==> flow/design.v <==
`timescale 1ns / 1ps
module chacha20_quarter#(parameter N = 32)(
    input wire [N-1:0] a,
    input wire [N-1:0] b,
    input wire [N-1:0] c,
    input wire [N-1:0] d,
    output wire [N-1:0] a_out,
    output wire [N-1:0] b_out,
    output wire [N-1:0] c_out,
    output wire [N-1:0] d_out
);
function [N-1:0] rotate_left;
    input [N-1:0] value;
    input integer amount;
    begin
        rotate_left = (value << amount) | (value >> (32 - amount));
    end
endfunction
wire [N-1:0] a1, b1, c1, d1;
wire [N-1:0] a2, b2, c2, d2;
assign a1 = a + b;
assign d1 = rotate_left(d ^ a1, 16);
assign c1 = c + d1;
assign b1 = rotate_left(b ^ c1, 12);
assign a2 = a1 + b1;
assign d2 = rotate_left(d1 ^ a2, 8);
assign c2 = c1 + d2;
assign b2 = rotate_left(b1 ^ c2, 7);
assign a_out = a2;
assign b_out = b2;
assign c_out = c2;
assign d_out = d2;
endmodule
`timescale 1ns / 1ps
module multiple_rounds#(parameter N = 32, parameter M= 20)(
  input clk, input rst,
  input wire [N-1:0] a,
  input wire [N-1:0] b,
  input wire [N-1:0] c,
  input wire [N-1:0] d,
  output wire [N-1:0] a_out,
  output wire [N-1:0] b_out,
  output wire [N-1:0] c_out,
  output wire [N-1:0] d_out,
  output reg ready);
  reg [N-1:0] a_hold_0;
  reg [N-1:0] b_hold_0;
  reg [N-1:0] c_hold_0;
  reg [N-1:0] d_hold_0;
  wire [N-1:0] a_next_0;
  wire [N-1:0] b_next_0;
  wire [N-1:0] c_next_0;
  wire [N-1:0] d_next_0;
  reg [N-1:0] a_hold_1;
  reg [N-1:0] b_hold_1;
  reg [N-1:0] c_hold_1;
  reg [N-1:0] d_hold_1;
  wire [N-1:0] a_next_1;
  wire [N-1:0] b_next_1;
  wire [N-1:0] c_next_1;
  wire [N-1:0] d_next_1;
  reg [N-1:0] a_hold_2;
  reg [N-1:0] b_hold_2;
  reg [N-1:0] c_hold_2;
  reg [N-1:0] d_hold_2;
  wire [N-1:0] a_next_2;
  wire [N-1:0] b_next_2;
  wire [N-1:0] c_next_2;
  wire [N-1:0] d_next_2;
  reg [N-1:0] a_hold_3;
  reg [N-1:0] b_hold_3;
  reg [N-1:0] c_hold_3;
  reg [N-1:0] d_hold_3;
  wire [N-1:0] a_next_3;
  wire [N-1:0] b_next_3;
  wire [N-1:0] c_next_3;
  wire [N-1:0] d_next_3;
  reg [N-1:0] a_hold_4;
  reg [N-1:0] b_hold_4;
  reg [N-1:0] c_hold_4;
  reg [N-1:0] d_hold_4;
  wire [N-1:0] a_next_4;
  wire [N-1:0] b_next_4;
  wire [N-1:0] c_next_4;
  wire [N-1:0] d_next_4;
  reg [N-1:0] a_hold_5;
  reg [N-1:0] b_hold_5;
  reg [N-1:0] c_hold_5;
  reg [N-1:0] d_hold_5;
  wire [N-1:0] a_next_5;
  wire [N-1:0] b_next_5;
  wire [N-1:0] c_next_5;
  wire [N-1:0] d_next_5;
  reg [N-1:0] a_hold_6;
  reg [N-1:0] b_hold_6;
  reg [N-1:0] c_hold_6;
  reg [N-1:0] d_hold_6;
  wire [N-1:0] a_next_6;
  wire [N-1:0] b_next_6;
  wire [N-1:0] c_next_6;
  wire [N-1:0] d_next_6;
  reg [N-1:0] a_hold_7;
  reg [N-1:0] b_hold_7;
  reg [N-1:0] c_hold_7;
  reg [N-1:0] d_hold_7;
  wire [N-1:0] a_next_7;
  wire [N-1:0] b_next_7;
  wire [N-1:0] c_next_7;
  wire [N-1:0] d_next_7;
  reg [N-1:0] a_hold_8;
  reg [N-1:0] b_hold_8;
  reg [N-1:0] c_hold_8;
  reg [N-1:0] d_hold_8;
  wire [N-1:0] a_next_8;
  wire [N-1:0] b_next_8;
  wire [N-1:0] c_next_8;
  wire [N-1:0] d_next_8;
  reg [N-1:0] a_hold_9;
  reg [N-1:0] b_hold_9;
  reg [N-1:0] c_hold_9;
  reg [N-1:0] d_hold_9;
  wire [N-1:0] a_next_9;
  wire [N-1:0] b_next_9;
  wire [N-1:0] c_next_9;
  wire [N-1:0] d_next_9;
  reg [N-1:0] a_hold_10;
  reg [N-1:0] b_hold_10;
  reg [N-1:0] c_hold_10;
  reg [N-1:0] d_hold_10;
  reg [4:0] count;
  reg [4:0] count_next;
  chacha20_quarter rounds_dut0(.a(a_hold_0),.b(b_hold_0),
                              .c(c_hold_0),.d(d_hold_0),
                              .a_out(a_next_0),.b_out(b_next_0),
                              .c_out(c_next_0),.d_out(d_next_0));
  chacha20_quarter rounds_dut1(.a(a_hold_1),.b(b_hold_1),
                              .c(c_hold_1),.d(d_hold_1),
                              .a_out(a_next_1),.b_out(b_next_1),
                              .c_out(c_next_1),.d_out(d_next_1));
  chacha20_quarter rounds_dut2(.a(a_hold_2),.b(b_hold_2),
                              .c(c_hold_2),.d(d_hold_2),
                              .a_out(a_next_2),.b_out(b_next_2),
                              .c_out(c_next_2),.d_out(d_next_2));
  chacha20_quarter rounds_dut3(.a(a_hold_3),.b(b_hold_3),
                              .c(c_hold_3),.d(d_hold_3),
                              .a_out(a_next_3),.b_out(b_next_3),
                              .c_out(c_next_3),.d_out(d_next_3));
  chacha20_quarter rounds_dut4(.a(a_hold_4),.b(b_hold_4),
                              .c(c_hold_4),.d(d_hold_4),
                              .a_out(a_next_4),.b_out(b_next_4),
                              .c_out(c_next_4),.d_out(d_next_4));
  chacha20_quarter rounds_dut5(.a(a_hold_5),.b(b_hold_5),
                              .c(c_hold_5),.d(d_hold_5),
                              .a_out(a_next_5),.b_out(b_next_5),
                              .c_out(c_next_5),.d_out(d_next_5)); 
  chacha20_quarter rounds_dut6(.a(a_hold_6),.b(b_hold_6),
                              .c(c_hold_6),.d(d_hold_6),
                              .a_out(a_next_6),.b_out(b_next_6),
                              .c_out(c_next_6),.d_out(d_next_6));   
  chacha20_quarter rounds_dut7(.a(a_hold_7),.b(b_hold_7),
                              .c(c_hold_7),.d(d_hold_7),
                              .a_out(a_next_7),.b_out(b_next_7),
                              .c_out(c_next_7),.d_out(d_next_7)); 
  chacha20_quarter rounds_dut8(.a(a_hold_8),.b(b_hold_8),
                              .c(c_hold_8),.d(d_hold_8),
                              .a_out(a_next_8),.b_out(b_next_8),
                              .c_out(c_next_8),.d_out(d_next_8));
  chacha20_quarter rounds_dut9(.a(a_hold_9),.b(b_hold_9),
                              .c(c_hold_9),.d(d_hold_9),
                              .a_out(a_next_9),.b_out(b_next_9),
                              .c_out(c_next_9),.d_out(d_next_9));                                                     
  always@(posedge clk or negedge rst)begin
    if(~rst)begin
      a_hold_0 <= 'b0;
      b_hold_0 <= 'b0;
      c_hold_0 <= 'b0;
      d_hold_0 <= 'b0;
    end
    else begin
      a_hold_0 <= a;
      b_hold_0 <= b;
      c_hold_0 <= c;
      d_hold_0 <= d;
    end
  end
  always@(posedge clk or negedge rst)begin
    if(~rst)begin
      a_hold_1 <= 'b0;
      b_hold_1 <= 'b0;
      c_hold_1 <= 'b0;
      d_hold_1 <= 'b0;
    end
    else begin
      a_hold_1 <= a_next_0;
      b_hold_1 <= b_next_0;
      c_hold_1 <= c_next_0;
      d_hold_1 <= d_next_0;
    end
  end
  always@(posedge clk or negedge rst)begin
    if(~rst)begin
      a_hold_2 <= 'b0;
      b_hold_2 <= 'b0;
      c_hold_2 <= 'b0;
      d_hold_2 <= 'b0;
    end
    else begin
      a_hold_2 <= a_next_1;
      b_hold_2 <= b_next_1;
      c_hold_2 <= c_next_1;
      d_hold_2 <= d_next_1;
    end
  end
  always@(posedge clk or negedge rst)begin
    if(~rst)begin
      a_hold_3 <= 'b0;
      b_hold_3 <= 'b0;
      c_hold_3 <= 'b0;
      d_hold_3 <= 'b0;
    end
    else begin
      a_hold_3 <= a_next_2;
      b_hold_3 <= b_next_2;
      c_hold_3 <= c_next_2;
      d_hold_3 <= d_next_2;
    end
  end
  always@(posedge clk or negedge rst)begin
    if(~rst)begin
      a_hold_4 <= 'b0;
      b_hold_4 <= 'b0;
      c_hold_4 <= 'b0;
      d_hold_4 <= 'b0;
    end
    else begin
      a_hold_4 <= a_next_3;
      b_hold_4 <= b_next_3;
      c_hold_4 <= c_next_3;
      d_hold_4 <= d_next_3;
    end
  end
  always@(posedge clk or negedge rst)begin
    if(~rst)begin
      a_hold_5 <= 'b0;
      b_hold_5 <= 'b0;
      c_hold_5 <= 'b0;
      d_hold_5 <= 'b0;
    end
    else begin
      a_hold_5 <= a_next_4;
      b_hold_5 <= b_next_4;
      c_hold_5 <= c_next_4;
      d_hold_5 <= d_next_4;
    end
  end 
  always@(posedge clk or negedge rst)begin
    if(~rst)begin
      a_hold_6 <= 'b0;
      b_hold_6 <= 'b0;
      c_hold_6 <= 'b0;
      d_hold_6 <= 'b0;
    end
    else begin
      a_hold_6 <= a_next_5;
      b_hold_6 <= b_next_5;
      c_hold_6 <= c_next_5;
      d_hold_6 <= d_next_5;
    end
  end 
  always@(posedge clk or negedge rst)begin
    if(~rst)begin
      a_hold_7 <= 'b0;
      b_hold_7 <= 'b0;
      c_hold_7 <= 'b0;
      d_hold_7 <= 'b0;
    end
    else begin
      a_hold_7 <= a_next_6;
      b_hold_7 <= b_next_6;
      c_hold_7 <= c_next_6;
      d_hold_7 <= d_next_6;
    end
  end 
  always@(posedge clk or negedge rst)begin
    if(~rst)begin
      a_hold_8 <= 'b0;
      b_hold_8 <= 'b0;
      c_hold_8 <= 'b0;
      d_hold_8 <= 'b0;
    end
    else begin
      a_hold_8 <= a_next_7;
      b_hold_8 <= b_next_7;
      c_hold_8 <= c_next_7;
      d_hold_8 <= d_next_7;
    end
  end
  always@(posedge clk or negedge rst)begin
    if(~rst)begin
      a_hold_9 <= 'b0;
      b_hold_9 <= 'b0;
      c_hold_9 <= 'b0;
      d_hold_9 <= 'b0;
    end
    else begin
      a_hold_9 <= a_next_8;
      b_hold_9 <= b_next_8;
      c_hold_9 <= c_next_8;
      d_hold_9 <= d_next_8;
    end
  end
  always@(posedge clk or negedge rst)begin
    if(~rst)begin
      a_hold_10 <= 'b0;
      b_hold_10 <= 'b0;
      c_hold_10 <= 'b0;
      d_hold_10 <= 'b0;
      ready <= 'b0;
    end
    else begin
      a_hold_10 <= a_next_9;
      b_hold_10 <= b_next_9;
      c_hold_10 <= c_next_9;
      d_hold_10 <= d_next_9;
      ready <= 1'b1;
    end
  end
  assign a_out = a_hold_10;
  assign b_out = b_hold_10;
  assign c_out = c_hold_10;
  assign d_out = d_hold_10;
endmodule
Tool chain data of multiple_rounds

The steps from the RTL of multiple_rounds to its reports follow in flow order.
Line numbers count from 1 in the design file above.
Cell names lack the library's common part.
The mark n/a stands for no value.

Top module: multiple_rounds
Clock: clk
Library: sky130hd
Timing corner: tt_025C_1v80

Elaborated design

Yosys after proc, flatten, opt, wreduce and memory -nomap, before mapping. Enables and synchronous resets that opt folds into registers are not counted as muxes. Memory bits, and registers merged into a memory's read port (data or address), are not among the register bits. Print and check cells are not counted. Equal cells are merged and count once.

$add $sub $neg: 40
Bitwise gates (word level): 80

Operator list:

| kind                 | count |
| adder 32 bit         | 40 |
| XOR 32 bit           | 40 |
| OR 32 x 12 -> 32 bit | 10 |
| OR 32 x 16 -> 32 bit | 10 |
| OR 32 x 7 -> 32 bit  | 10 |
| OR 32 x 8 -> 32 bit  | 10 |

Bits in registers: 1409
Input bits: 130
Output and inout port bits: 129
Cells after elaboration: 165

Logic depth

Longest topological path by Yosys (ltp), each cell counted once; first at word level (registers and memories cut), then after technology mapping (sequential cells cut; the memories' decode and read muxes count).

Depth in word-level cells: 12
ABC_AREA: 0
Gate-level depth with buffers: 52
Mapped depth without buffers: 52

After synthesis

The flow's flattened synthesis, as Yosys stat reports it; memories are mapped. The netlist is that of the ABC_AREA named above (0 if unset); the other value can give another one.
Totals and module areas in this step are rounded.

Cells by type:

| type     | count |
| dfrtp_1  | 1409 |
| ha_1     | 1266 |
| xor2_1   | 1504 |
| xnor2_1  | 878 |
| a21oi_1  | 966 |
| a21o_1   | 601 |
| o21ai_0  | 481 |
| nor2_1   | 567 |
| nand2_1  | 478 |
| inv_1    | 352 |
| o21bai_1 | 157 |
| o21a_1   | 152 |
| a211oi_1 | 118 |
| nand3_1  | 177 |
| nand2b_1 | 131 |
| fa_1     | 40 |
| nor2b_1  | 125 |
| and3_1   | 100 |

Not listed: further types 83, cells in them 1141.

Cell count: 10643
Synthesis area: 110000 um^2
Area of sequential cells: 35000 um^2
Mapped flip-flops: 1409
Buffers: 39

By module: a second synthesis without flattening, with its own total; a netlist apart from the flattened one above.

Cell total of the unflattened synthesis: 11620
Area (unflattened synthesis): 110000 um^2

Each row is one instance without its submodules.

By module:

| module           | times used | cells | area (um^2) | sequential area (um^2) |
| chacha20_quarter | 10         | 1021  | 7800        | 0.0 |
| multiple_rounds  | 1          | 1410  | 35000       | 35000 |

Timing after synthesis

Path of least setup slack by OpenSTA after synthesis, without wires, with an ideal clock, recovery checks aside; 20% of the period is set as input and as output delay. Where synthesis merged equal registers, the netlist keeps one of their names.

Path type: register to register
Start: register b_hold_6[0]
End: register b_hold_7[5]
Clock period: 18.0 ns
Setup time: 0.079 ns
Launch time at the first pin: 0.000 ns
Arrival time: 10.305 ns
Required time: 17.921 ns
Slack: 7.616 ns
Delay of the path: 10.384 ns
Stages on the path: 46
Path buffers: 0
Synthesis period reached: 10.384 ns

"delay of the path" = arrival - input delay + setup time.
"stages on the path": output pins that drive a net of the path, with the launching flip-flop's if there is one; two outputs of one cell count as two.
"synthesis period reached" is the clock period less the worst setup slack; recovery checks do not enter. This is arithmetic on one report: input and output delays are still those of the set period (20% each).
Between the ends stands the longest chain of elaborated cells between them, by number of cells; it is not shown to be the way that was timed. Of several equally long chains one is given.
Each line given opens the expression or statement behind the cell; cells for indexed reads and writes are added by Yosys, which also makes memories of some case tables.

Cells stage by stage: dfrtp_1 -> ha_1 -> fa_1 -> a211oi_1 -> nor2_1 -> a211oi_1 -> a211oi_1 -> o21a_1 -> nor2_1 -> o21ai_0 -> a21oi_1 -> xnor2_1 -> xor2_1 -> ha_1 -> nor2b_1 -> a311o_1 -> o311a_1 -> a221oi_2 -> (+10 left out) -> a221o_1 -> nor3_2 -> o31ai_1 -> a221o_1 -> a21oi_2 -> xor3_1 -> ha_1 -> a21o_1 -> a21oi_1 -> a21boi_0 -> a31oi_1 -> a21oi_1 -> a221oi_1 -> o21ai_0 -> a21o_1 -> nor4b_1 -> a211o_1 -> xor2_1
Cells in the longest elaborated chain: 12
Elaborated cells on any way between the ends: 12
RTL lines with such cells: 9

Ends and longest elaborated chain, after synthesis:

| item                 | RTL line | source |
| from (decl)          | 95       | `reg [N-1:0] b_hold_6;` |
| from (assign)        | 259      | `b_hold_6 <= 'b0;` |
| from (assign)        | 265      | `b_hold_6 <= b_next_5;` |
| adder 32 bit         | 21       | `assign a1 = a + b;` |
| XOR 32 bit           | 22       | `assign d1 = rotate_left(d ^ a1, 16);` |
| OR 32 x 16 -> 32 bit | 16       | `rotate_left = (value << amount) \| (value >> (32 - amount));` |
| adder 32 bit         | 23       | `assign c1 = c + d1;` |
| XOR 32 bit           | 24       | `assign b1 = rotate_left(b ^ c1, 12);` |
| OR 32 x 12 -> 32 bit | 16       |  |
| adder 32 bit         | 25       | `assign a2 = a1 + b1;` |
| XOR 32 bit           | 26       | `assign d2 = rotate_left(d1 ^ a2, 8);` |
| OR 32 x 8 -> 32 bit  | 16       |  |
| adder 32 bit         | 27       | `assign c2 = c1 + d2;` |
| XOR 32 bit           | 28       | `assign b2 = rotate_left(b1 ^ c2, 7);` |
| OR 32 x 7 -> 32 bit  | 16       |  |
| to (assign)          | 273      | `b_hold_7 <= 'b0;` |
| to (assign)          | 279      | `b_hold_7 <= b_next_6;` |
| to (decl)            | 103      | `reg [N-1:0] b_hold_7;` |

Nets of the timed path that keep an RTL name, with a line that drives or declares them; the list need not be complete.

Named nets, after synthesis:

| signal       | RTL line |
| d_next_6[7]  | 16 |
| c_next_6[30] | 27 |

Worst path after layout

From the final timing report of record 1: the path of least setup slack in the routed layout; clock arrival at registers is part of the times.

Path type: register to register
Start: register b_hold_8[0]
End: register b_hold_9[2]
Clock period: 18.0 ns
Setup time: 0.17 ns
Launch time at the first pin: 0.84 ns
Arrival time: 16.78 ns
Required time: 18.66 ns
Slack: 1.88 ns
Stages on the path: 47
Path buffers: 1

Between the ends stands the longest chain of elaborated cells between them, by number of cells; it is not shown to be the way that was timed. Of several equally long chains one is given.

Cells stage by stage: dfrtp_1 -> ha_1 -> fa_1 -> a21o_1 -> a21oi_1 -> o21ai_0 -> a21oi_1 -> o31ai_1 -> o21ai_0 -> a2bb2oi_1 -> nand2b_1 -> xor2_1 -> xor2_1 -> ha_1 -> a21o_1 -> a21oi_1 -> o21ai_0 -> a221o_1 -> (+11 left out) -> a2111oi_0 -> o31ai_1 -> a21oi_1 -> a21o_1 -> a21oi_1 -> a22oi_1 -> xor2_1 -> xor2_1 -> ha_1 -> nand2_1 -> o21ai_0 -> nand4_1 -> a21boi_1 -> a41oi_1 -> o31ai_1 -> a31oi_1 -> xnor2_1 -> xor2_1
Cells in the longest elaborated chain: 12
Elaborated cells on any way between the ends: 12
RTL lines with such cells: 9

Ends and longest elaborated chain, after layout:

| item                 | RTL line | source |
| from (decl)          | 111      | `reg [N-1:0] b_hold_8;` |
| from (assign)        | 287      | `b_hold_8 <= 'b0;` |
| from (assign)        | 293      | `b_hold_8 <= b_next_7;` |
| adder 32 bit         | 21       | `assign a1 = a + b;` |
| XOR 32 bit           | 22       | `assign d1 = rotate_left(d ^ a1, 16);` |
| OR 32 x 16 -> 32 bit | 16       | `rotate_left = (value << amount) \| (value >> (32 - amount));` |
| adder 32 bit         | 23       | `assign c1 = c + d1;` |
| XOR 32 bit           | 24       | `assign b1 = rotate_left(b ^ c1, 12);` |
| OR 32 x 12 -> 32 bit | 16       |  |
| adder 32 bit         | 25       | `assign a2 = a1 + b1;` |
| XOR 32 bit           | 26       | `assign d2 = rotate_left(d1 ^ a2, 8);` |
| OR 32 x 8 -> 32 bit  | 16       |  |
| adder 32 bit         | 27       | `assign c2 = c1 + d2;` |
| XOR 32 bit           | 28       | `assign b2 = rotate_left(b1 ^ c2, 7);` |
| OR 32 x 7 -> 32 bit  | 16       |  |
| to (assign)          | 301      | `b_hold_9 <= 'b0;` |
| to (assign)          | 307      | `b_hold_9 <= b_next_8;` |
| to (decl)            | 119      | `reg [N-1:0] b_hold_9;` |

Nets of the timed path that keep an RTL name, with a line that drives or declares them; the list need not be complete.

Named nets, after layout:

| signal       | RTL line |
| a_next_8[29] | 25 |
| d_next_8[5]  | 16 |
| c_next_8[27] | 27 |

Record of 3 stored runs of the RTL-to-layout flow on multiple_rounds, platform sky130hd. The runs are unordered. Constraints: input delay and output delay 20% of the set period each, output load 0.01 pF.
By "period achieved" is meant the clock period of the run minus its worst setup slack. This is arithmetic on one report: input and output delays are still those of the set period (20% each).
By "allowed time less slack (worst setup path)" is meant the share of the clock period that the worst setup path is allowed (20% is reserved at inputs, 20% at outputs), minus its slack. Clock arrival times at its registers enter into it.
The measured numbers are rounded.

## Record 1

==> flow/run.sh <==
#!/bin/bash
# the make line also repeats the synthesis and layout settings of config.mk as NAME=value (left out here)
make -C /OpenROAD-flow-scripts/flow DESIGN_CONFIG=/design/flow/config.mk WORK_HOME=/design/flow/orfs CLKGATE_MAP_FILE= finish
==> flow/config.mk <==
export PLATFORM = sky130hd
export DESIGN_NAME = multiple_rounds
export DESIGN_NICKNAME = multiple_rounds
export VERILOG_FILES = /design/flow/design.v
export SDC_FILE = /design/flow/constraint.sdc
export NUM_CORES = 4
export LEC_CHECK = 0
export CAP_MARGIN = 20
export CELL_PAD_IN_SITES_GLOBAL_PLACEMENT = 2
export CORE_ASPECT_RATIO = 0.92
export CORE_MARGIN = 2
export CORE_UTILIZATION = 40
export SLEW_MARGIN = 25
export TNS_END_PERCENT = 55
==> flow/constraint.sdc <==
create_clock -name core_clock -period 18.0 [get_ports {clk}]
set_input_delay 3.6000 -clock core_clock [delete_from_list [all_inputs] [get_ports {clk}]]
set_output_delay 3.6000 -clock core_clock [all_outputs]
set_load 0.01 [all_outputs]

| result of record 1 | value |
|---|---|
| area of the synthesized netlist | 110000 um^2 |
| allowed time less slack (worst setup path) | 16.12 ns |
| kind of the worst setup path | register to register |
| period achieved | 16.124 ns |
| die outline area | 270000 um^2 |
| standard-cell area after layout | 120000 um^2 |
| lowest setup slack | 1.9 ns |

## Record 2

==> flow/run.sh <==
#!/bin/bash
# the make line also repeats the synthesis and layout settings of config.mk as NAME=value (left out here)
make -C /OpenROAD-flow-scripts/flow DESIGN_CONFIG=/design/flow/config.mk WORK_HOME=/design/flow/orfs CLKGATE_MAP_FILE= finish
==> flow/config.mk <==
export PLATFORM = sky130hd
export DESIGN_NAME = multiple_rounds
export DESIGN_NICKNAME = multiple_rounds
export VERILOG_FILES = /design/flow/design.v
export SDC_FILE = /design/flow/constraint.sdc
export NUM_CORES = 4
export LEC_CHECK = 0
export CAP_MARGIN = 25
export CELL_PAD_IN_SITES_DETAIL_PLACEMENT = 0
export CELL_PAD_IN_SITES_GLOBAL_PLACEMENT = 2
export CORE_ASPECT_RATIO = 0.92
export CORE_MARGIN = 8
export CORE_UTILIZATION = 54
export CTS_CLUSTER_DIAMETER = 39
export GPL_TIMING_DRIVEN = 0
export MAX_ROUTING_LAYER = met5
export PLACE_DENSITY_LB_ADDON = 0.29
export SLEW_MARGIN = 20
==> flow/constraint.sdc <==
create_clock -name core_clock -period 20.5 [get_ports {clk}]
set_input_delay 4.1000 -clock core_clock [delete_from_list [all_inputs] [get_ports {clk}]]
set_output_delay 4.1000 -clock core_clock [all_outputs]
set_load 0.01 [all_outputs]

| result of record 2 | value |
|---|---|
| area of the synthesized netlist | 110000 um^2 |
| allowed time less slack (worst setup path) | 16.17 ns |
| kind of the worst setup path | register to register |
| period achieved | 16.173 ns |
| die outline area | 210000 um^2 |
| standard-cell area after layout | 120000 um^2 |
| lowest setup slack | 4.3 ns |

## Record 3

==> flow/run.sh <==
#!/bin/bash
# the make line also repeats the synthesis and layout settings of config.mk as NAME=value (left out here)
make -C /OpenROAD-flow-scripts/flow DESIGN_CONFIG=/design/flow/config.mk WORK_HOME=/design/flow/orfs CLKGATE_MAP_FILE= finish
==> flow/config.mk <==
export PLATFORM = sky130hd
export DESIGN_NAME = multiple_rounds
export DESIGN_NICKNAME = multiple_rounds
export VERILOG_FILES = /design/flow/design.v
export SDC_FILE = /design/flow/constraint.sdc
export NUM_CORES = 4
export LEC_CHECK = 0
export CAP_MARGIN = 20
export CORE_MARGIN = 2
export CORE_UTILIZATION = 62
export PLACE_DENSITY = 0.6
export SLEW_MARGIN = 20
==> flow/constraint.sdc <==
create_clock -name core_clock -period 15.8 [get_ports {clk}]
set_input_delay 3.1600 -clock core_clock [delete_from_list [all_inputs] [get_ports {clk}]]
set_output_delay 3.1600 -clock core_clock [all_outputs]
set_load 0.01 [all_outputs]

| result of record 3 | value |
|---|---|
| area of the synthesized netlist | 110000 um^2 |
| allowed time less slack (worst setup path) | 15.00 ns |
| kind of the worst setup path | register to register |
| period achieved | 15.003 ns |
| die outline area | 170000 um^2 |
| standard-cell area after layout | 120000 um^2 |
| lowest setup slack | 0.80 ns |
